==> flow/design.v <==
module FIR_low_pass_filter(
	input clk,
	input rst,
	input [7:0]FIR_IN,
	output reg [16:0]FIR_OUT
);
reg[7:0] delay_pipeline1;
reg[7:0] delay_pipeline2;
reg[7:0] delay_pipeline3;
reg[7:0] delay_pipeline4;
reg[7:0] delay_pipeline5;
reg[7:0] delay_pipeline6;
reg[7:0] delay_pipeline7;
reg[7:0] delay_pipeline8;
reg[7:0] delay_pipeline9;
wire[7:0] coeff1 = 8'd7;	 
wire[7:0] coeff2 = 8'd5;
wire[7:0] coeff3 = 8'd51;
wire[7:0] coeff4 = 8'd135;
wire[7:0] coeff5 = 8'd179;
wire[7:0] coeff6 = 8'd135;
wire[7:0] coeff7 = 8'd51;
wire[7:0] coeff8 = 8'd5;
wire[7:0] coeff9 = 8'd7;
reg signed [16:0] multi_data1 ; 
reg signed [16:0] multi_data2 ;
reg signed [16:0] multi_data3 ;
reg signed [16:0] multi_data4 ;
reg signed [16:0] multi_data5 ;
reg signed [16:0] multi_data6 ;
reg signed [16:0] multi_data7 ;
reg signed [16:0] multi_data8 ;
reg signed [16:0] multi_data9 ;
always@(posedge clk or negedge rst)
if(!rst)
begin
	delay_pipeline1 <= 8'b0 ;
	delay_pipeline2 <= 8'b0 ;
	delay_pipeline3 <= 8'b0 ;
	delay_pipeline4 <= 8'b0 ;
	delay_pipeline5 <= 8'b0 ;
	delay_pipeline6 <= 8'b0 ;
	delay_pipeline7 <= 8'b0 ;
	delay_pipeline8 <= 8'b0 ;
	delay_pipeline9 <= 8'b0 ;
end
else
begin
	delay_pipeline1 <= FIR_IN;
	delay_pipeline2 <= delay_pipeline1 ;
	delay_pipeline3 <= delay_pipeline2 ;
	delay_pipeline4 <= delay_pipeline3 ;
	delay_pipeline5 <= delay_pipeline4 ;
	delay_pipeline6 <= delay_pipeline5 ;
	delay_pipeline7 <= delay_pipeline6 ;
	delay_pipeline8 <= delay_pipeline7 ;
	delay_pipeline9 <= delay_pipeline8 ;
end
always@(posedge clk or negedge rst)  
	if(!rst)
		multi_data1 <= 17'b0 ;
	else
		multi_data1 <= delay_pipeline1*coeff1 ;
always@(posedge clk or negedge rst)  
	if(!rst)
		multi_data2 <= 17'b0 ;
	else
		multi_data2 <= delay_pipeline2*coeff2 ;
always@(posedge clk or negedge rst)  
	if(!rst)
		multi_data3 <= 17'b0 ;
	else
		multi_data3 <= delay_pipeline3*coeff3 ;
always@(posedge clk or negedge rst)  
	if(!rst)
		multi_data4 <= 17'b0 ;
	else
		multi_data4 <= delay_pipeline4*coeff4 ;
always@(posedge clk or negedge rst)  
	if(!rst)
		multi_data5 <= 17'b0 ;
	else
		multi_data5 <= delay_pipeline5*coeff5 ;
always@(posedge clk or negedge rst)  
	if(!rst)
		multi_data6 <= 17'b0 ;
	else
		multi_data6 <= delay_pipeline6*coeff6 ;
always@(posedge clk or negedge rst)  
	if(!rst)
		multi_data7 <= 17'b0 ;
	else
		multi_data7 <= delay_pipeline7*coeff7 ;
always@(posedge clk or negedge rst)  
	if(!rst)
		multi_data8 <= 17'b0 ;
	else
		multi_data8 <= delay_pipeline8*coeff8 ;
always@(posedge clk or negedge rst)  
	if(!rst)
		multi_data9 <= 17'b0 ;
	else
		multi_data9 <= delay_pipeline9*coeff9 ;
always@(posedge clk or negedge rst)
	if(!rst)
		FIR_OUT <= 16'b0 ;
	else
		FIR_OUT <= multi_data1 + multi_data2 + multi_data3 + multi_data4 +multi_data5 + multi_data6 + multi_data7 + multi_data8 + multi_data9 ;
endmodule
Hand-over note for FIR_low_pass_filter

* Step by step through the tools: FIR_low_pass_filter
Module FIR_low_pass_filter before and after one edit of its RTL, step after step.
Lines under "original" count in the file above, lines under "edited" in the edited file.
"change" is "edited" less "original", of the values as shown; "rel. change" is that difference over "original", in percent.
Operators: Yosys type, input widths -> output width; for muxes data width and select width s.
Library cell names are shortened.
The mark n/a stands for no value.
- Design top :: FIR_low_pass_filter
- Clock input :: clk
- Standard-cell library :: sky130hd
- Timing corner :: tt_025C_1v80

* Edit of the RTL
The edit as a unified diff against the file above.
The edited RTL no longer does the same as the RTL above: the edit was made by script, with no optimisation intended.
#+begin_src diff
@@ -2,7 +2,9 @@
 	input clk,
 	input rst,
-	input [7:0]FIR_IN,
+	input [7:0]FIR_IN_pad,
 	output reg [16:0]FIR_OUT
 );
+reg [7:0] FIR_IN;
+always @(posedge clk) FIR_IN <= FIR_IN_pad;
 reg[7:0] delay_pipeline1;
 reg[7:0] delay_pipeline2;
#+end_src

* Word level
Counts by Yosys on the flattened word-level netlist (proc, flatten, opt, wreduce; memories kept). Register bits leave out memories and registers merged into their read ports (data or address); mux counts leave out enables and synchronous resets folded into registers. Print and check cells are left out. Cells with the same type and inputs are merged into one.
** Storage and ports
- flip-flop bits (word level) :: original 209, edited 217, change +8, rel. change +3.83%
- bits of input ports :: original 10, edited 10, change 0, rel. change 0.00%
- output and inout port bits :: original 17, edited 17, change 0, rel. change 0.00%
- word-level cells :: original 36, edited 37, change +1, rel. change +2.78%
** Cells by class
- add/subtract/negate cells :: original 8, edited 8, change 0, rel. change 0.00%
- $mul :: original 9, edited 9, change 0, rel. change 0.00%
Unchanged operator kinds not shown: 9.

* Longest topological paths
Depth = most cells in a row (Yosys ltp): at word level without a register or memory, in the mapped netlist without a sequential cell, where the memories' decode and read muxes count.
** Depth
- word-level depth :: original 8, edited 8, change 0, rel. change 0.00%
- ABC_AREA :: original 0, edited 0
- mapped depth :: original 17, edited 16, change -1, rel. change -5.88%
- mapped depth without buffers :: original 17, edited 16, change -1, rel. change -5.88%

* Synthesis result
The flow's flattened synthesis, as Yosys stat reports it; memories are mapped. The netlist is that of the ABC_AREA named above (0 if unset); the other value can give another one.
** Cells by type
- nand2_1 :: original 28, edited 14, change -14, rel. change -50.00%
- xnor2_1 :: original 64, edited 51, change -13, rel. change -20.31%
- dfxtp_1 :: original 0, edited 8, change +8
- o21a_1 :: original 10, edited 17, change +7, rel. change +70.00%
- o31a_1 :: original 2, edited 9, change +7, rel. change +350.00%
- nor2_1 :: original 40, edited 46, change +6, rel. change +15.00%
- o21bai_1 :: original 13, edited 7, change -6, rel. change -46.15%
- nor2b_1 :: original 10, edited 16, change +6, rel. change +60.00%
- nand2b_1 :: original 7, edited 1, change -6, rel. change -85.71%
- o21ai_1 :: original 7, edited 13, change +6, rel. change +85.71%
- nand3_1 :: original 4, edited 10, change +6, rel. change +150.00%
- a211oi_1 :: original 6, edited 11, change +5, rel. change +83.33%
- and4_1 :: original 0, edited 4, change +4
- inv_1 :: original 308, edited 311, change +3, rel. change +0.97%
- a21o_1 :: original 22, edited 25, change +3, rel. change +13.64%
- nor3_1 :: original 7, edited 10, change +3, rel. change +42.86%
- o41ai_1 :: original 3, edited 0, change -3, rel. change -100.00%
- o21ai_0 :: original 31, edited 33, change +2, rel. change +6.45%
Unchanged cell types not shown: 13.
Not every row of either side is listed.
** Mapped netlist
- cells in the netlist :: original 1265, edited 1308, change +43, rel. change +3.40%
- mapped area (µm²) :: original 14521.4, edited 14898.0, change +376.6, rel. change +2.59%
- area of sequential cells (µm²) :: original 4979.8, edited 5139.9, change +160.1, rel. change +3.21%
- flip-flop cells :: original 199, edited 207, change +8, rel. change +4.02%
- buffers :: original 1, edited 1, change 0, rel. change 0.00%

* Timing after synthesis
Source: OpenSTA report_checks on the synthesized netlist (no wires, ideal clock, input and output delay 20% of the period each), path of least setup slack; recovery checks are left aside. Register names are those of the netlist, which keeps one name where synthesis merged equal registers.
** Path post-synthesis
- path type :: original register -> register, edited register -> register
- start point :: original register multi_data1[2], edited register multi_data1[2]
- end point :: original register FIR_OUT[16], edited register FIR_OUT[14]
- clock period (ns) :: original 7.0, edited 7.0, change 0.0, rel. change 0.00%
- setup time (ns) :: original 0.125, edited 0.126, change +0.001
- time at the first pin (ns) :: original 0.000, edited 0.000, change 0.000
- arrival time (ns) :: original 4.169, edited 3.860, change -0.309, rel. change -7.41%
- required time (ns) :: original 6.875, edited 6.874, change -0.001, rel. change -0.01%
- setup slack (ns) :: original 2.705, edited 3.015, change +0.310
- delay of the path (ns) :: original 4.294, edited 3.986, change -0.308, rel. change -7.17%
- stages on the path :: original 18, edited 17, change -1, rel. change -5.56%
- buffers on the path :: original 0, edited 0, change 0
- synthesis period reached (ns) :: original 4.295, edited 3.985, change -0.310, rel. change -7.22%
"delay of the path" = arrival - input delay + setup time.
"stages on the path": output pins that drive a net of the path, with the launching flip-flop's if there is one; two outputs of one cell count as two.
"synthesis period reached" is the clock period less the worst setup slack; recovery checks do not enter. This is arithmetic on one report: input and output delays are still those of the set period (20% each).
Between the ends stands the longest chain of elaborated cells between them, by number of cells; it is not shown to be the way that was timed. Of several equally long chains one is given.
A line is the first line of the expression or statement that the cell stems from. Yosys adds cells for indexed reads and writes and turns some case tables into memories.
On the way, post-synthesis, original:
- Cell sequence :: dfrtp_1 -> inv_1 -> fa_1 -> inv_1 -> fa_1 -> fa_1 -> inv_1 -> fa_1 -> inv_1 -> ha_1 -> inv_1 -> fa_1 -> nor2b_4 -> o31a_1 -> o41ai_4 -> or2_4 -> a41o_1 -> xnor2_1
- Cells in the longest elaborated chain :: 8
- Elaborated cells between the ends (all ways) :: 8
- Source lines of those cells :: 1
- Those cells by class :: 8 x add/sub
** Ends and longest elaborated chain, post-synthesis, original
- from (assign) :: line 61 : multi_data1 <= 17'b0 ;
- from (assign) :: line 63 : multi_data1 <= delay_pipeline1*coeff1 ;
- $add 11x11->12 :: line 108 : FIR_OUT <= multi_data1 + multi_data2 + multi_data3 + multi_data4 +multi_data5 + multi_data6 + multi_data7 + mu ...
- $add 12x14->15 :: line 108
- $add 15x16->17 :: line 108
- $add 17x17->17 x2 :: line 108
- $add 17x15->17 :: line 108
- $add 17x12->17 x2 :: line 108
- to (assign) :: line 106 : FIR_OUT <= 16'b0 ;
- to (assign) :: line 108
- to (decl) :: line 5 : output reg [16:0]FIR_OUT
On the way, post-synthesis, edited:
- Cell sequence :: dfrtp_1 -> inv_1 -> fa_1 -> inv_1 -> fa_1 -> fa_1 -> inv_1 -> fa_1 -> inv_1 -> ha_1 -> inv_1 -> fa_1 -> nor2b_1 -> o31a_1 -> o41ai_2 -> o21ai_0 -> o311a_1
- Cells in the longest elaborated chain :: 8
- Elaborated cells between the ends (all ways) :: 8
- Source lines of those cells :: 1
- Those cells by class :: 8 x add/sub
** Ends and longest elaborated chain, post-synthesis, edited
- from (assign) :: line 63 : multi_data1 <= 17'b0 ;
- from (assign) :: line 65 : multi_data1 <= delay_pipeline1*coeff1 ;
- $add 11x11->12 :: line 110 : FIR_OUT <= multi_data1 + multi_data2 + multi_data3 + multi_data4 +multi_data5 + multi_data6 + multi_data7 + mu ...
- $add 12x14->15 :: line 110
- $add 15x16->17 :: line 110
- $add 17x17->17 x2 :: line 110
- $add 17x15->17 :: line 110
- $add 17x12->17 x2 :: line 110
- to (assign) :: line 108 : FIR_OUT <= 16'b0 ;
- to (assign) :: line 110
- to (decl) :: line 5 : output reg [16:0]FIR_OUT

* Timing after layout
From the final timing report of the runs of set A: the path of least setup slack in the routed layout; clock arrival at registers is part of the times.
** Path after layout
- path type :: original register -> register, edited register -> register
- start point :: original register multi_data1[2], edited register (name not given)
- end point :: original register FIR_OUT[16], edited register FIR_OUT[14]
- clock period (ns) :: original 4.56, edited 4.56, change 0.00, rel. change 0.00%
- setup time (ns) :: original 0.13, edited 0.11, change -0.02
- time at the first pin (ns) :: original 0.43, edited 0.51, change +0.08, rel. change +18.60%
- arrival time (ns) :: original 4.65, edited 4.65, change 0.00, rel. change 0.00%
- required time (ns) :: original 4.86, edited 4.96, change +0.10, rel. change +2.06%
- setup slack (ns) :: original 0.21, edited 0.31, change +0.10
- stages on the path :: original 18, edited 17, change -1, rel. change -5.56%
- buffers on the path :: original 0, edited 0, change 0
Between the ends stands the longest chain of elaborated cells between them, by number of cells; it is not shown to be the way that was timed. Of several equally long chains one is given.
On the way, after layout, original:
- Cell sequence :: dfrtp_1 -> inv_1 -> fa_1 -> inv_1 -> fa_1 -> fa_1 -> inv_1 -> fa_1 -> inv_1 -> ha_2 -> inv_1 -> fa_2 -> nor2b_4 -> o31a_1 -> o41ai_4 -> or2_4 -> a41o_1 -> xnor2_1
- Cells in the longest elaborated chain :: 8
- Elaborated cells between the ends (all ways) :: 8
- Source lines of those cells :: 1
- Those cells by class :: 8 x add/sub
** Ends and longest elaborated chain, after layout, original
- from (assign) :: line 61 : multi_data1 <= 17'b0 ;
- from (assign) :: line 63 : multi_data1 <= delay_pipeline1*coeff1 ;
- $add 11x11->12 :: line 108 : FIR_OUT <= multi_data1 + multi_data2 + multi_data3 + multi_data4 +multi_data5 + multi_data6 + multi_data7 + mu ...
- $add 12x14->15 :: line 108
- $add 15x16->17 :: line 108
- $add 17x17->17 x2 :: line 108
- $add 17x15->17 :: line 108
- $add 17x12->17 x2 :: line 108
- to (assign) :: line 106 : FIR_OUT <= 16'b0 ;
- to (assign) :: line 108
- to (decl) :: line 5 : output reg [16:0]FIR_OUT
On the way, after layout, edited:
- Cell sequence :: dfrtp_1 -> inv_1 -> fa_1 -> inv_1 -> fa_1 -> fa_1 -> inv_1 -> fa_1 -> inv_1 -> ha_1 -> inv_1 -> fa_1 -> nor2b_1 -> o31a_1 -> o41ai_2 -> o21ai_0 -> o311a_1
** Ends and longest elaborated chain, after layout, edited
- to (assign) :: line 108 : FIR_OUT <= 16'b0 ;
- to (assign) :: line 110 : FIR_OUT <= multi_data1 + multi_data2 + multi_data3 + multi_data4 +multi_data5 + multi_data6 + multi_data7 + mu ...
- to (decl) :: line 5 : output reg [16:0]FIR_OUT
edited: Chain of elaborated cells between the ends: none given.

* Flow runs
Runs of the flow (Yosys, OpenROAD) on both versions; the two runs of a pair have the same settings. The constraints put input and output delay at 20% of the set period each and load the outputs with 0.01 pF.
Flow settings, set A:
- CORE_UTILIZATION :: 40
- period_ns :: 4.56
- CAP_MARGIN :: 20
- CORE_MARGIN :: 2
- SLEW_MARGIN :: 20
** Results, set A
- synthesized cell area (µm²) :: original 14521.4, edited 14898.0, change +376.6, rel. change +2.59%
- die footprint (µm²) :: original 37843.9, edited 38805.1, change +961.2, rel. change +2.54%
- std-cell area (final layout) (µm²) :: original 15980.3, edited 16627.2, change +646.9, rel. change +4.05%
- utilization after layout (%) :: original 44.8, edited 45.4, change +0.6
- setup slack of the worst path (ns) :: original 0.208, edited 0.309, change +0.101
- total negative setup slack (ns) :: original 0.000, edited 0.000, change 0.000
- worst-case hold slack (ns) :: original 0.409, edited 0.325, change -0.084
- period reached (ns) :: original 4.352, edited 4.251, change -0.101, rel. change -2.32%
Flow settings, set B:
- ABC_AREA :: 1
- CAP_MARGIN :: 40
- CELL_PAD_IN_SITES_GLOBAL_PLACEMENT :: 0
- CORE_MARGIN :: 5
- CORE_UTILIZATION :: 57
- MIN_ROUTING_LAYER :: met2
- PLACE_DENSITY_LB_ADDON :: 0.19
- SLEW_MARGIN :: 15
- period_ns :: 5.73
** Results, set B
- synthesized cell area (µm²) :: original 15443.6, edited 15601.2, change +157.6, rel. change +1.02%
- die footprint (µm²) :: original 30485.2, edited 30779.2, change +294.0, rel. change +0.96%
- std-cell area (final layout) (µm²) :: original 16809.9, edited 17090.1, change +280.2, rel. change +1.67%
- utilization after layout (%) :: original 62.7, edited 63.4, change +0.7
- setup slack of the worst path (ns) :: original 1.808, edited 1.763, change -0.045
- total negative setup slack (ns) :: original 0.000, edited 0.000, change 0.000
- worst-case hold slack (ns) :: original 0.410, edited 0.327, change -0.083
- period reached (ns) :: original 3.922, edited 3.967, change +0.045, rel. change +1.15%
"period reached": clock period set for the run, less the worst setup slack. It is reckoned from that one timing run; input and output delays stay at 20% of the period that was set.

End of note.
